==> flow/design.v <==
module copyEngine  #(
    parameter DATA_WIDTH       = 64,
    parameter ADDR_WIDTH       = 32,
    parameter LEN              = 16,
    parameter FULL_WORD_SIZE   = DATA_WIDTH / 8
) (
    input                             rstn,
    input                             clk,
    input                             src_dw_sel_i, 
    input                             dst_dw_sel_i, 
    input                             copy_i,
    input                             set_i,
    input        [7:0]                setVal_i,
    input                             flush_i,
    input        [LEN-1:0]            len_i,
    input        [ADDR_WIDTH-1:0]     src_i,
    input        [ADDR_WIDTH-1:0]     dst_i,
    output logic                      done_o,
    output logic                      mem_re_r,
    output logic [ADDR_WIDTH-1:0]     mem_rad_r,
    input                             mem_rreq_rdy,
    input        [DATA_WIDTH-1:0]     mem_rdat,
    input                             mem_rdat_rdy,
    output logic [FULL_WORD_SIZE-1:0] mem_bwe_r,
    output logic [ADDR_WIDTH-1:0]     mem_wad_r,
    output logic [DATA_WIDTH-1:0]     mem_wdat_r,
    input                             mem_wreq_rdy,
    output logic                      flush_r,
    output logic [ADDR_WIDTH-1:0]     cmd_adr_r,
    input                             cmd_rdy
);
    localparam int WORD_SIZE = FULL_WORD_SIZE / 2;
    localparam int RD_FIFO_DW = 32;
    localparam int RD_FIFO_AW = 4;
    localparam int BYTE_SHIFT = $clog2(FULL_WORD_SIZE);
    localparam int LOG_BYTE_SHIFT = $clog2(BYTE_SHIFT);
    localparam int ALIGN_BUF_SIZE = 2*RD_FIFO_DW;
    localparam int ALIGN_BUF_SIZE_BYTES = ALIGN_BUF_SIZE / 8;
    localparam int LOG_ALIGN_BUF_SIZE = $clog2(ALIGN_BUF_SIZE);
    localparam int LOG_ALIGN_BUF_SIZE_BYTES = $clog2(ALIGN_BUF_SIZE_BYTES);
    localparam int FULL_WRITE_MASK = {FULL_WORD_SIZE {1'b1}};
    localparam int WRITE_MASK = {WORD_SIZE {1'b1}};
    localparam int WRITE_FIRST=0;
    localparam int WRITE_MIDDLE=1;
    localparam int WRITE_LAST=2;
    localparam int WRITE_SKIP=3;  
    logic [BYTE_SHIFT-1:0]              srcShift, srcShift_r;
    logic [BYTE_SHIFT-1:0]              dstShift, dstShift_r;
    logic [BYTE_SHIFT:0]                readNum;
    logic [BYTE_SHIFT:0]                writeNum;
    logic [LOG_ALIGN_BUF_SIZE_BYTES:0]  readNum_s1;
    logic                               cmdBusy, cmdBusy_r;
    logic                               flush;
    logic [ADDR_WIDTH-1:0]              cmd_adr;
    logic                               rdBusy, rdBusy_r, wrBusy, wrBusy_r;
    logic [LEN-1:0]                     rdCnt, rdCnt_r, wrCnt, wrCnt_r;
    logic [ADDR_WIDTH-1:0]              srcPtr, srcPtr_r, dstPtr, dstPtr_r;
    logic [ALIGN_BUF_SIZE-1:0]          alignBuf_r, alignBuf;
    logic                               memset_run, memset_run_r;
    logic [7:0]                         memset_val, memset_val_r;
    logic                               rstall, wstall;
    logic                               firstRead_req, firstRead_req_r, firstRead_vld, firstRead_vld_r;
    logic                               firstWrite, firstWrite_r;
    logic [1:0]                         writeCase;
    logic [LOG_ALIGN_BUF_SIZE_BYTES:0]  bufNum, bufNum_r;
    logic [FULL_WORD_SIZE-1:0]          mem_bwe, bwe;
    logic [ADDR_WIDTH-1:0]              mem_wad;
    logic [DATA_WIDTH-1:0]              mem_wdat;
    logic                               mem_re;
    logic [ADDR_WIDTH-1:0]              mem_rad;
    logic                               rdfifo_reserve;
    logic                               rdfifo_we;
    logic                               rdfifo_re;
    logic [RD_FIFO_DW-1:0]              rdfifo_wdat;
    logic [RD_FIFO_DW-1:0]              rdfifo_rdat;
    logic                               rdfifo_rrdy;
    logic                               rdfifo_wrdy;
    logic                               almost_full;
    logic                               src_dw_sel, src_dw_sel_r; 
    logic                               dst_dw_sel, dst_dw_sel_r; 
    logic [LOG_BYTE_SHIFT:0]            src_word_size, src_word_size_r;
    logic [LOG_BYTE_SHIFT:0]            dst_word_size, dst_word_size_r;
    assign rdfifo_wdat =  src_dw_sel_r ? {mem_rdat[55:48], mem_rdat[39:32], mem_rdat[23:16], mem_rdat[7:0]} : mem_rdat[31:0];
    reserve_fifo #(
        .DW     (RD_FIFO_DW),
        .AW     (RD_FIFO_AW)
    ) rdfifo (
        .rstn            (rstn),
        .clk             (clk),
        .rd_en           (rdfifo_re),
        .reserve_en      (rdfifo_reserve),
        .dout            (rdfifo_rdat),
        .wr_en           (rdfifo_we),
        .din             (rdfifo_wdat),
        .wrdy            (rdfifo_wrdy),
        .rrdy            (rdfifo_rrdy)
    );
    always @(posedge clk or negedge rstn) begin
        if (~rstn) begin
            alignBuf_r <= 0;
            mem_re_r <= 0;
            mem_rad_r <= 0;
            mem_bwe_r <= 0;
            mem_wad_r <= 0;
            mem_wdat_r <= 0;
            {memset_run_r, memset_val_r, rdCnt_r, wrCnt_r, rdBusy_r, wrBusy_r, alignBuf_r, bufNum_r, srcShift_r, dstShift_r,
            firstWrite_r, firstRead_req_r, firstRead_vld_r, srcPtr_r, dstPtr_r, src_dw_sel_r,
            dst_dw_sel_r} <= 0;
            flush_r <= 0;
            cmd_adr_r <= 0;
            cmdBusy_r <= 0;
        end
        else begin
            alignBuf_r <= alignBuf;
            mem_re_r <= mem_re;
            mem_rad_r <= mem_rad;
            mem_bwe_r <= mem_bwe;
            mem_wad_r <= mem_wad;
            mem_wdat_r <= mem_wdat;
            {memset_run_r, memset_val_r, rdCnt_r, wrCnt_r, rdBusy_r, wrBusy_r, alignBuf_r, bufNum_r, srcShift_r, dstShift_r,  firstWrite_r, firstRead_req_r, firstRead_vld_r, srcPtr_r, dstPtr_r, src_dw_sel_r, dst_dw_sel_r} <=
                {memset_run, memset_val, rdCnt, wrCnt, rdBusy, wrBusy, alignBuf, bufNum, srcShift, dstShift, firstWrite, firstRead_req, firstRead_vld, srcPtr, dstPtr, src_dw_sel, dst_dw_sel};
            flush_r <= flush;
            cmd_adr_r <= cmd_adr;
            cmdBusy_r <= cmdBusy;
        end
    end
    always @(*) begin
        {memset_run, memset_val, rdCnt, wrCnt, rdBusy, wrBusy, alignBuf, bufNum, srcShift, dstShift, firstWrite, firstRead_req, firstRead_vld, srcPtr, dstPtr, src_dw_sel, dst_dw_sel}=
            {memset_run_r, memset_val_r, rdCnt_r, wrCnt_r, rdBusy_r, wrBusy_r, alignBuf_r, bufNum_r, srcShift_r, dstShift_r, firstWrite_r, firstRead_req_r, firstRead_vld_r, srcPtr_r, dstPtr_r, src_dw_sel_r, dst_dw_sel_r} ;
        {writeNum, rdfifo_re, bwe} = 0;
        writeCase = WRITE_SKIP;  
        cmdBusy = cmdBusy_r;
        cmd_adr = cmd_adr_r;
        flush = flush_r;
        if (~rdBusy_r && ~wrBusy_r && ~cmdBusy_r && (mem_bwe_r==0) && (copy_i || set_i || flush_i)) begin  
            srcShift = src_dw_sel_i ? (src_i & 7) : (src_i & 3);
            dstShift = dst_dw_sel_i ? (dst_i & 7) : (dst_i & 3);
            srcPtr = src_i;
            dstPtr = dst_i;
            rdCnt = len_i;
            wrCnt = len_i;
            firstRead_req = 1;
            firstRead_vld = 1;
            firstWrite = 1;
            rdBusy = copy_i;
            wrBusy = (copy_i || set_i);
            memset_run = set_i & ~copy_i;
            memset_val = setVal_i;
            src_dw_sel = src_dw_sel_i;
            dst_dw_sel = dst_dw_sel_i;
            cmdBusy = flush_i;
            cmd_adr = dst_i;
            flush = flush_i;
        end
        if (flush_r && cmd_rdy) begin
            cmdBusy = 0;
            cmd_adr = 0;
            flush = 0;
        end
            if(firstWrite_r==1) begin  
                if (dst_dw_sel_r) begin 
                    writeNum = (((FULL_WORD_SIZE-dstShift_r) / 2) > wrCnt_r) ? (wrCnt_r*2) : (FULL_WORD_SIZE-dstShift_r); 
                    writeCase = ((wrCnt_r <= WORD_SIZE) && ((writeNum/2)==wrCnt_r)) ? WRITE_LAST : WRITE_FIRST;
                end
                else begin
                    writeNum = ((WORD_SIZE-dstShift_r) > wrCnt_r) ? wrCnt_r : (WORD_SIZE-dstShift_r); 
                    writeCase = ((wrCnt_r <= WORD_SIZE) && (writeNum==wrCnt_r)) ? WRITE_LAST : WRITE_FIRST;
                end
                for (int b=0; b<FULL_WORD_SIZE; b++) begin
                    if (b < writeNum) bwe[dstShift_r + b] = 1;
                end
            end
            else if((wrCnt_r<=WORD_SIZE) && wrBusy_r) begin  
                bwe = shift_right_mask(WORD_SIZE-wrCnt_r, dst_dw_sel_r);          
                writeNum = dst_dw_sel_r ? (wrCnt_r*2) : wrCnt_r;
                writeCase = WRITE_LAST;
            end
            else begin
                bwe = dst_dw_sel_r ? {FULL_WORD_SIZE {1'b1}} : {WORD_SIZE {1'b1}};
                writeNum = dst_dw_sel_r ? FULL_WORD_SIZE : WORD_SIZE;
                writeCase = WRITE_MIDDLE;
            end
        rstall = (mem_rreq_rdy && rdBusy_r && rdfifo_wrdy) ? 0 : 1;
        wstall = (mem_wreq_rdy && wrBusy_r && (((bufNum_r>=writeNum && ~dst_dw_sel_r)) || (bufNum_r>=(writeNum/2) && dst_dw_sel_r))) ? 0 : 1;
        readNum = (firstRead_req_r && src_dw_sel_r) ? (FULL_WORD_SIZE - srcShift_r)/2 :
                  (firstRead_req_r && ~src_dw_sel_r) ? (WORD_SIZE - srcShift_r) :
                                                        WORD_SIZE;          
        mem_re = mem_re_r;
        mem_rad = mem_rad_r;
        if (~rstall) begin
            firstRead_req = 0;
            rdCnt = (rdCnt_r >= readNum) ? (rdCnt_r - readNum) : 0;
            rdBusy = (rdCnt==0) ? 0 : 1;
            srcPtr = srcPtr_r + (src_dw_sel_r ? readNum*2 : readNum);
            mem_re = 1;
            mem_rad = src_dw_sel_r ? (srcPtr_r >> BYTE_SHIFT) : (srcPtr_r >> (BYTE_SHIFT-1));
        end
        else if (mem_rreq_rdy) begin
            mem_re = 0;
        end
        rdfifo_reserve = mem_rreq_rdy & mem_re_r;
        rdfifo_we = mem_rdat_rdy; 
            if(~wstall) begin
                if (writeCase==WRITE_LAST) begin
                    bufNum = 0;
                    alignBuf = 0;
                end
                else if (dst_dw_sel) begin
                    bufNum -= (writeNum / 2);                  
                    alignBuf >>= (writeNum*4);          
                end
                else begin
                    bufNum -= writeNum;                  
                    alignBuf >>= (writeNum*8);          
                end
            end
            else begin
                bwe=0; writeCase=WRITE_SKIP; writeNum=0;  
            end
        readNum_s1 = (firstRead_vld_r && src_dw_sel_r) ? (FULL_WORD_SIZE - srcShift_r)/2 :
                    (firstRead_vld_r && ~src_dw_sel_r) ? (WORD_SIZE - srcShift_r) :
                                                         WORD_SIZE;          
        if(rdfifo_rrdy && ((bufNum+readNum_s1)<ALIGN_BUF_SIZE_BYTES) && ~memset_run_r) begin
            rdfifo_re = 1;
            firstRead_vld = 0;
            if(firstRead_vld_r && src_dw_sel_r) begin
                alignBuf |= (rdfifo_rdat >> (srcShift_r*4));
            end
            else if (firstRead_vld_r) begin
                alignBuf |= (rdfifo_rdat >> (srcShift_r*8));
            end
            else begin  
                alignBuf |= (rdfifo_rdat << (bufNum*8));      
            end
            bufNum += readNum_s1;  
        end
        else if ((bufNum<ALIGN_BUF_SIZE_BYTES) && memset_run_r && (writeCase!=WRITE_LAST)) begin
            alignBuf = {ALIGN_BUF_SIZE_BYTES {memset_val_r}};
            bufNum += (((ALIGN_BUF_SIZE_BYTES - bufNum) > wrCnt_r) ? wrCnt_r : (ALIGN_BUF_SIZE_BYTES - bufNum));
        end
        mem_bwe = mem_bwe_r;
        mem_wad = mem_wad_r;
        mem_wdat = mem_wdat_r;
        if (~wstall) begin
            firstWrite = 0;
            if (dst_dw_sel_r) begin
                dstPtr = dstPtr_r + writeNum;
                dstShift = (dstPtr & 7);
                mem_bwe = bwe;
                mem_wad = dstPtr_r >> BYTE_SHIFT;
                wrCnt = wrCnt_r - writeNum/2;
                if (firstWrite_r) begin
                    mem_wdat = shift_left(alignBuf_r[31:0], dstShift_r, dst_dw_sel_r); 
                end
                else begin
                    mem_wdat = {8'b0, alignBuf_r[31:24], 8'b0, alignBuf_r[23:16], 8'b0, alignBuf_r[15:8], 8'b0, alignBuf_r[7:0]};
                end
            end
            else begin
                dstPtr = dstPtr_r + writeNum;
                dstShift = (dstPtr & 3);
                mem_bwe = bwe;
                mem_wad = dstPtr_r >> (BYTE_SHIFT - 1);
                wrCnt = wrCnt_r - writeNum;
                if (firstWrite_r) begin
                    mem_wdat = shift_left(alignBuf_r[31:0], dstShift_r, dst_dw_sel_r); 
                end
                else begin
                    mem_wdat = alignBuf_r[31:0];
                end
            end
            if(writeCase==WRITE_LAST) begin
                wrBusy = 0;
                memset_run = 0;
            end
        end
        else if (mem_wreq_rdy) begin
            mem_bwe = 0;
        end
        done_o = ~rdBusy_r && ~wrBusy_r && (mem_bwe_r==0) && ~cmdBusy_r;
    end
function [DATA_WIDTH-1:0] shift_left;
    input [31:0]           dat;
    input [BYTE_SHIFT-1:0] shift;
    input                  dw_sel;
    if (dw_sel) begin
        shift_left = 0;
        for (int i=0; i<FULL_WORD_SIZE; i++) begin
            if ((i&1)==0) begin
                shift_left[(i + shift)*8 +: 8] = dat[i*8/2 +: 8];
            end
        end
    end
    else begin
        shift_left = (dat << (8*shift)) & ({{32{1'b0}}, {32{1'b1}}});
    end
endfunction
function [FULL_WORD_SIZE-1:0] shift_right_mask;
    input [BYTE_SHIFT-1:0] shift;
    input                  dw_sel;
    shift_right_mask = dw_sel ? (FULL_WRITE_MASK>>(shift*2)) : (WRITE_MASK>>shift);
endfunction
endmodule
module reserve_fifo#(
    parameter DW = 32,
    parameter AW = 1
)(
    input                   rstn,
    input                   clk,
    input                   reserve_en,
    input                   wr_en,
    input        [DW-1:0]   din,
    input                   rd_en,
    output logic [DW-1:0]   dout,
    output logic            wrdy,
    output logic            rrdy
);
    localparam DEPTH = (1 << AW);
    reg [DW-1:0]   mem[DEPTH];
    logic [AW-1:0] wptr, wptr_r;
    logic [AW-1:0] rptr, rptr_r;
    logic [AW:0]   num, num_r, reserveNum, reserveNum_r;
    logic          we;
    logic vrdy;
    always @(posedge clk or negedge rstn) begin
        if (~rstn) begin
            wptr_r <= 0;
            rptr_r <= 0;
            num_r <= 0;
            reserveNum_r<=0;
        end
        else begin
            wptr_r <= wptr;
            rptr_r <= rptr;
            num_r <= num;
            reserveNum_r<=reserveNum;
        end
    end
    always @(*) begin
        wrdy = (reserveNum_r < (DEPTH-1));
        rrdy = (num_r!=0);
        wptr = wptr_r;
        rptr = rptr_r;
        reserveNum = (reserveNum_r + reserve_en - rd_en);
        num        = num_r        + wr_en      - rd_en;
        we = 0;
        if (wr_en) begin
            wptr = wptr_r + 1;
            we = 1;
        end
        if (rd_en) begin
            rptr = rptr_r + 1;
        end
    end
    always @(posedge clk) begin
        if (we) begin
            mem[wptr_r] <= din;
        end
    end
    assign dout = mem[rptr_r];
endmodule
# From RTL to reports: copyEngine
# What the tools print for copyEngine, step after step.
# Line numbers count from 1 in the design file above.
# Library cell names are shortened.
# The mark n/a stands for no value.
# inputs
top,copyEngine
clk_port,clk
cell_library,sky130hd
pvt_corner,tt_025C_1v80

# Word level
# Counts by Yosys on the flattened word-level netlist (proc, flatten, opt, wreduce; memories kept). Register bits leave out memories and registers merged into their read ports (data or address). Print and check cells are left out.
# Memory sizes are those after Yosys's memory passes, which may raise the word count (mostly to a power of two), join words into wider ones and drop unused or constant bits.
# op_classes
n_mux,183
compare,18
shift,8
eq_ne,86
addsub,32
n_logic,12
reduce_logical,43
# ops
cell,count
2-to-1 mux 64 bit,10
2-to-1 mux 8 bit,48
logical NOT 32 bit,11
2-to-1 mux 32 bit,8
bitwise OR 64 bit,3
equality test 4 x 3 -> 1 bit with constant B,40
equality test 4 x 2 -> 1 bit with constant B,20
2-to-1 mux 16 bit,5
2-to-1 mux 1 bit,79
2-to-1 mux 4 bit,19
greater-than comparator 32 x 16 -> 1 bit,2
right shift 32 x 5 -> 64 bit,1
right shift 32 x 6 -> 64 bit,1
<< shifter 32 x 7 -> 64 bit,1
right shift 64 x 6 -> 64 bit,1
right shift 64 x 7 -> 64 bit,1
2-to-1 mux 30 bit,2
equality test 4 x 1 -> 1 bit with constant B,10
subtractor 16 x 4 -> 16 bit,2
adder 32 x 4 -> 32 bit,1
adder 32 x 5 -> 32 bit,1
<< shifter 32 x 6 -> 32 bit,1
right shift 5 x 3 -> 32 bit with constant A,1
right shift 9 x 4 -> 32 bit with constant A,1
greater-than comparator 31 x 16 -> 1 bit,1
logical AND 1 bit,24
subtractor 16 x 3 -> 16 bit,1
<= comparator 16 x 3 -> 1 bit with constant B,1
# Not listed: further kinds 41, cells in them 86.
# word_totals
ramBits,512
n_memories,2
input_bits,163
ff_bits,374
mem_bits_ro,64
out_inout_bits,171
word_cells,412
# mem_list
name,words,word_bits,rd,wr,line_no,source
rdfifo.mem,16,32,1,1,319,reg [DW-1:0]   mem[DEPTH];
(name not given),8,8,1,0,170,if (b < writeNum) bwe[dstShift_r + b] = 1;

# Depth
# Yosys ltp: most cells in a row. Word level: on the elaborated netlist, between registers, memories and ports. Mapped: between sequential cells and ports; inverters and the memories' decode and read muxes count.
# depth
depth_word,24
ABC_AREA,0
mapped_depth,46
ltp_nobuf,43

# After synthesis
# Source: synth_stat.txt of the flow (Yosys; design flattened, memories mapped). It holds for the ABC_AREA given above (unset counts as 0); a run with the other value may have another netlist.
# Totals and module areas in this step are rounded.
# synth_totals
n_buf,312
seq_area_um2,24600
area_um2,46800
flip_flops,880
cell_count,4080
# types
type,count,type_area_um2
edfxtp_1,512,1.54E+04
dfrtp_1,368,9.21E+03
mux4_2,160,3.6E+03
nand2_1,507,1.9E+03
mux2i_1,188,1.88E+03
o21ai_0,248,1241.19
a21oi_1,239,1.2E+03
nor2_1,311,1167.37
ha_1,88,1.1E+03
clkbuf_1,232,870.835
mux2_2,63,709.43
a221oi_1,58,507.987
a22oi_1,64,480.461
nand3_1,81,405.389
a222oi_1,38,380.365
o22ai_1,50,312.8
inv_1,77,289.027
and3_1,45,281.52
# Not listed: further types 93, cells in them 751.
# The figures by module come from a second, unflattened synthesis with its own total; it is not the netlist above.
# unflattened
hier_cells,4177
area_unflattened_um2,46900
# Rows give one instance, submodules left out.
# modules
mod,seq_area_um2,cells,instances,area_um2
copyEngine,8760,3278,1,26700
reserve_fifo,15800,899,1,20200

# Timing after synthesis
# Source: OpenSTA report_checks on the synthesized netlist (no wires, ideal clock, input and output delay 20% of the period each), path of least setup slack; recovery checks are left aside. Register names are those of the netlist, which keeps one name where synthesis merged equal registers.
# synth_path
path_type,register to register
startpoint,register (no name shown)
endpoint,register bufNum_r[2]
path_delay_ns,9.623
launch_ns,0.000
tclk_ns,10.0
t_required_ns,9.861
t_arrival_ns,9.484
setup_time_ns,0.139
path_buffers,4
path_stages,46
setup_slack_ns,0.377
synth_period_reached_ns,9.623
# "path_delay_ns" is the arrival time less input delay plus setup time.
# "path_stages": output pins that drive a net of the path, with the launching flip-flop's if there is one; two outputs of one cell count as two.
# "synth_period_reached_ns" is the clock period less the worst setup slack; recovery checks do not enter. This is arithmetic on one report: input and output delays are still those of the set period (20% each).
# synth_between
path_cell_list,dfrtp_1 > buf_2 > inv_1 > ha_1 > ha_1 > clkbuf_1 > inv_1 > ha_1 > a21oi_1 > o21a_1 > and2b_1 > o21a_1 > o21a_1 > o211a_2 > a31oi_2 > inv_1 > ha_1 > fa_1 > [10 not listed] > ha_1 > a21o_1 > a21o_1 > a21oi_1 > nor2b_1 > o21ai_0 > nand2b_1 > a211o_1 > a21oi_1 > o21bai_1 > a21oi_1 > ha_1 > inv_1 > fa_1 > xor2_1 > nor2_1 > a211oi_1 > a21oi_1
# synth_rtl
item,line_no,source
to (decl),65,"logic [LOG_ALIGN_BUF_SIZE_BYTES:0]  bufNum, bufNum_r;"
# No chain of elaborated cells between the ends is given.

# Worst path after layout
# From the final timing report of run A: the path of least setup slack in the routed layout; clock arrival at registers is part of the times.
# layout_path
path_type,register to register
startpoint,register (no name shown)
endpoint,register bufNum_r[1]
path_stages,47
t_arrival_ns,8.74
setup_slack_ns,1.74
launch_ns,0.68
t_required_ns,10.48
path_buffers,7
setup_time_ns,0.15
tclk_ns,9.97
# layout_between
path_cell_list,dfrtp_2 > buf_12 > clkinvlp_4 > ha_4 > ha_4 > clkbuf_16 > inv_8 > ha_4 > a21oi_2 > o21a_1 > and2b_1 > o21a_2 > o21a_4 > o211a_4 > a31oi_4 > inv_2 > ha_4 > fa_2 > [11 not listed] > buf_4 > ha_1 > a21o_1 > a21o_1 > a21oi_2 > nor2b_1 > o21ai_1 > nand2b_1 > a211o_1 > a21oi_2 > o21bai_4 > a21oi_2 > ha_4 > inv_2 > fa_2 > nand2_1 > o21ai_1 > a21oi_1
# layout_rtl
item,line_no,source
to (decl),65,"logic [LOG_ALIGN_BUF_SIZE_BYTES:0]  bufNum, bufNum_r;"
# No chain of elaborated cells between the ends is given.

Appendix: measured runs

Flow measurements of copyEngine on sky130hd: 2 stored runs with different settings, listed in no order. Input and output delays are each 20% of the period that was set; the output load is 0.01 pF.
"worst_path_ns" is the time allowed to the run's worst setup path (the clock period less input and output delay, where it has them) less its slack. Clock arrival times count: a late capture clock shortens it, a late launch clock lengthens it.
Measured values are rounded.

Run A, flow files:
==> flow/run.sh <==
#!/bin/bash
# the make line also repeats the synthesis and layout settings of config.mk as NAME=value (left out here)
make -C /OpenROAD-flow-scripts/flow DESIGN_CONFIG=/design/flow/config.mk WORK_HOME=/design/flow/orfs CLKGATE_MAP_FILE= finish
==> flow/config.mk <==
export PLATFORM = sky130hd
export DESIGN_NAME = copyEngine
export DESIGN_NICKNAME = copyEngine
export VERILOG_FILES = /design/flow/design.v
export SDC_FILE = /design/flow/constraint.sdc
export NUM_CORES = 4
export LEC_CHECK = 0
export ABC_AREA = 0
export CAP_MARGIN = 20
export CORE_ASPECT_RATIO = 0.55
export CORE_MARGIN = 4
export CORE_UTILIZATION = 33
export CTS_CLUSTER_DIAMETER = 80
export CTS_CLUSTER_SIZE = 83
export GPL_ROUTABILITY_DRIVEN = 0
export GPL_TIMING_DRIVEN = 0
export HOLD_SLACK_MARGIN = 0.14
export MAX_ROUTING_LAYER = met5
export PLACE_DENSITY_LB_ADDON = 0.02
export SETUP_SLACK_MARGIN = 2.2
export SLEW_MARGIN = 10
export TNS_END_PERCENT = 75
==> flow/constraint.sdc <==
create_clock -name core_clock -period 9.97 [get_ports {clk}]
set_input_delay 1.9940 -clock core_clock [delete_from_list [all_inputs] [get_ports {clk}]]
set_output_delay 1.9940 -clock core_clock [all_outputs]
set_load 0.01 [all_outputs]

==> results of run A, as CSV <==
result,value
setup_tns_ns,0.000
worst_path_ns,8.23
worst_setup_path_type,"register to register"
final_setup_ws_ns,1.74
die_area_um2,148000
synthArea_um2,46800
fin_util_pct,40.0

Run B, flow files:
==> flow/run.sh <==
#!/bin/bash
# the make line also repeats the synthesis and layout settings of config.mk as NAME=value (left out here)
make -C /OpenROAD-flow-scripts/flow DESIGN_CONFIG=/design/flow/config.mk WORK_HOME=/design/flow/orfs CLKGATE_MAP_FILE= finish
==> flow/config.mk <==
export PLATFORM = sky130hd
export DESIGN_NAME = copyEngine
export DESIGN_NICKNAME = copyEngine
export VERILOG_FILES = /design/flow/design.v
export SDC_FILE = /design/flow/constraint.sdc
export NUM_CORES = 4
export LEC_CHECK = 0
export ABC_AREA = 1
export CAP_MARGIN = 20
export CORE_MARGIN = 8
export CORE_UTILIZATION = 62
export GPL_ROUTABILITY_DRIVEN = 1
export GPL_TIMING_DRIVEN = 0
export MAX_ROUTING_LAYER = met4
export MIN_ROUTING_LAYER = met2
export SETUP_SLACK_MARGIN = 0.32
export SLEW_MARGIN = 0
==> flow/constraint.sdc <==
create_clock -name core_clock -period 13.2 [get_ports {clk}]
set_input_delay 2.6400 -clock core_clock [delete_from_list [all_inputs] [get_ports {clk}]]
set_output_delay 2.6400 -clock core_clock [all_outputs]
set_load 0.01 [all_outputs]

Run B: unfinished; error GRT-0116 in routing
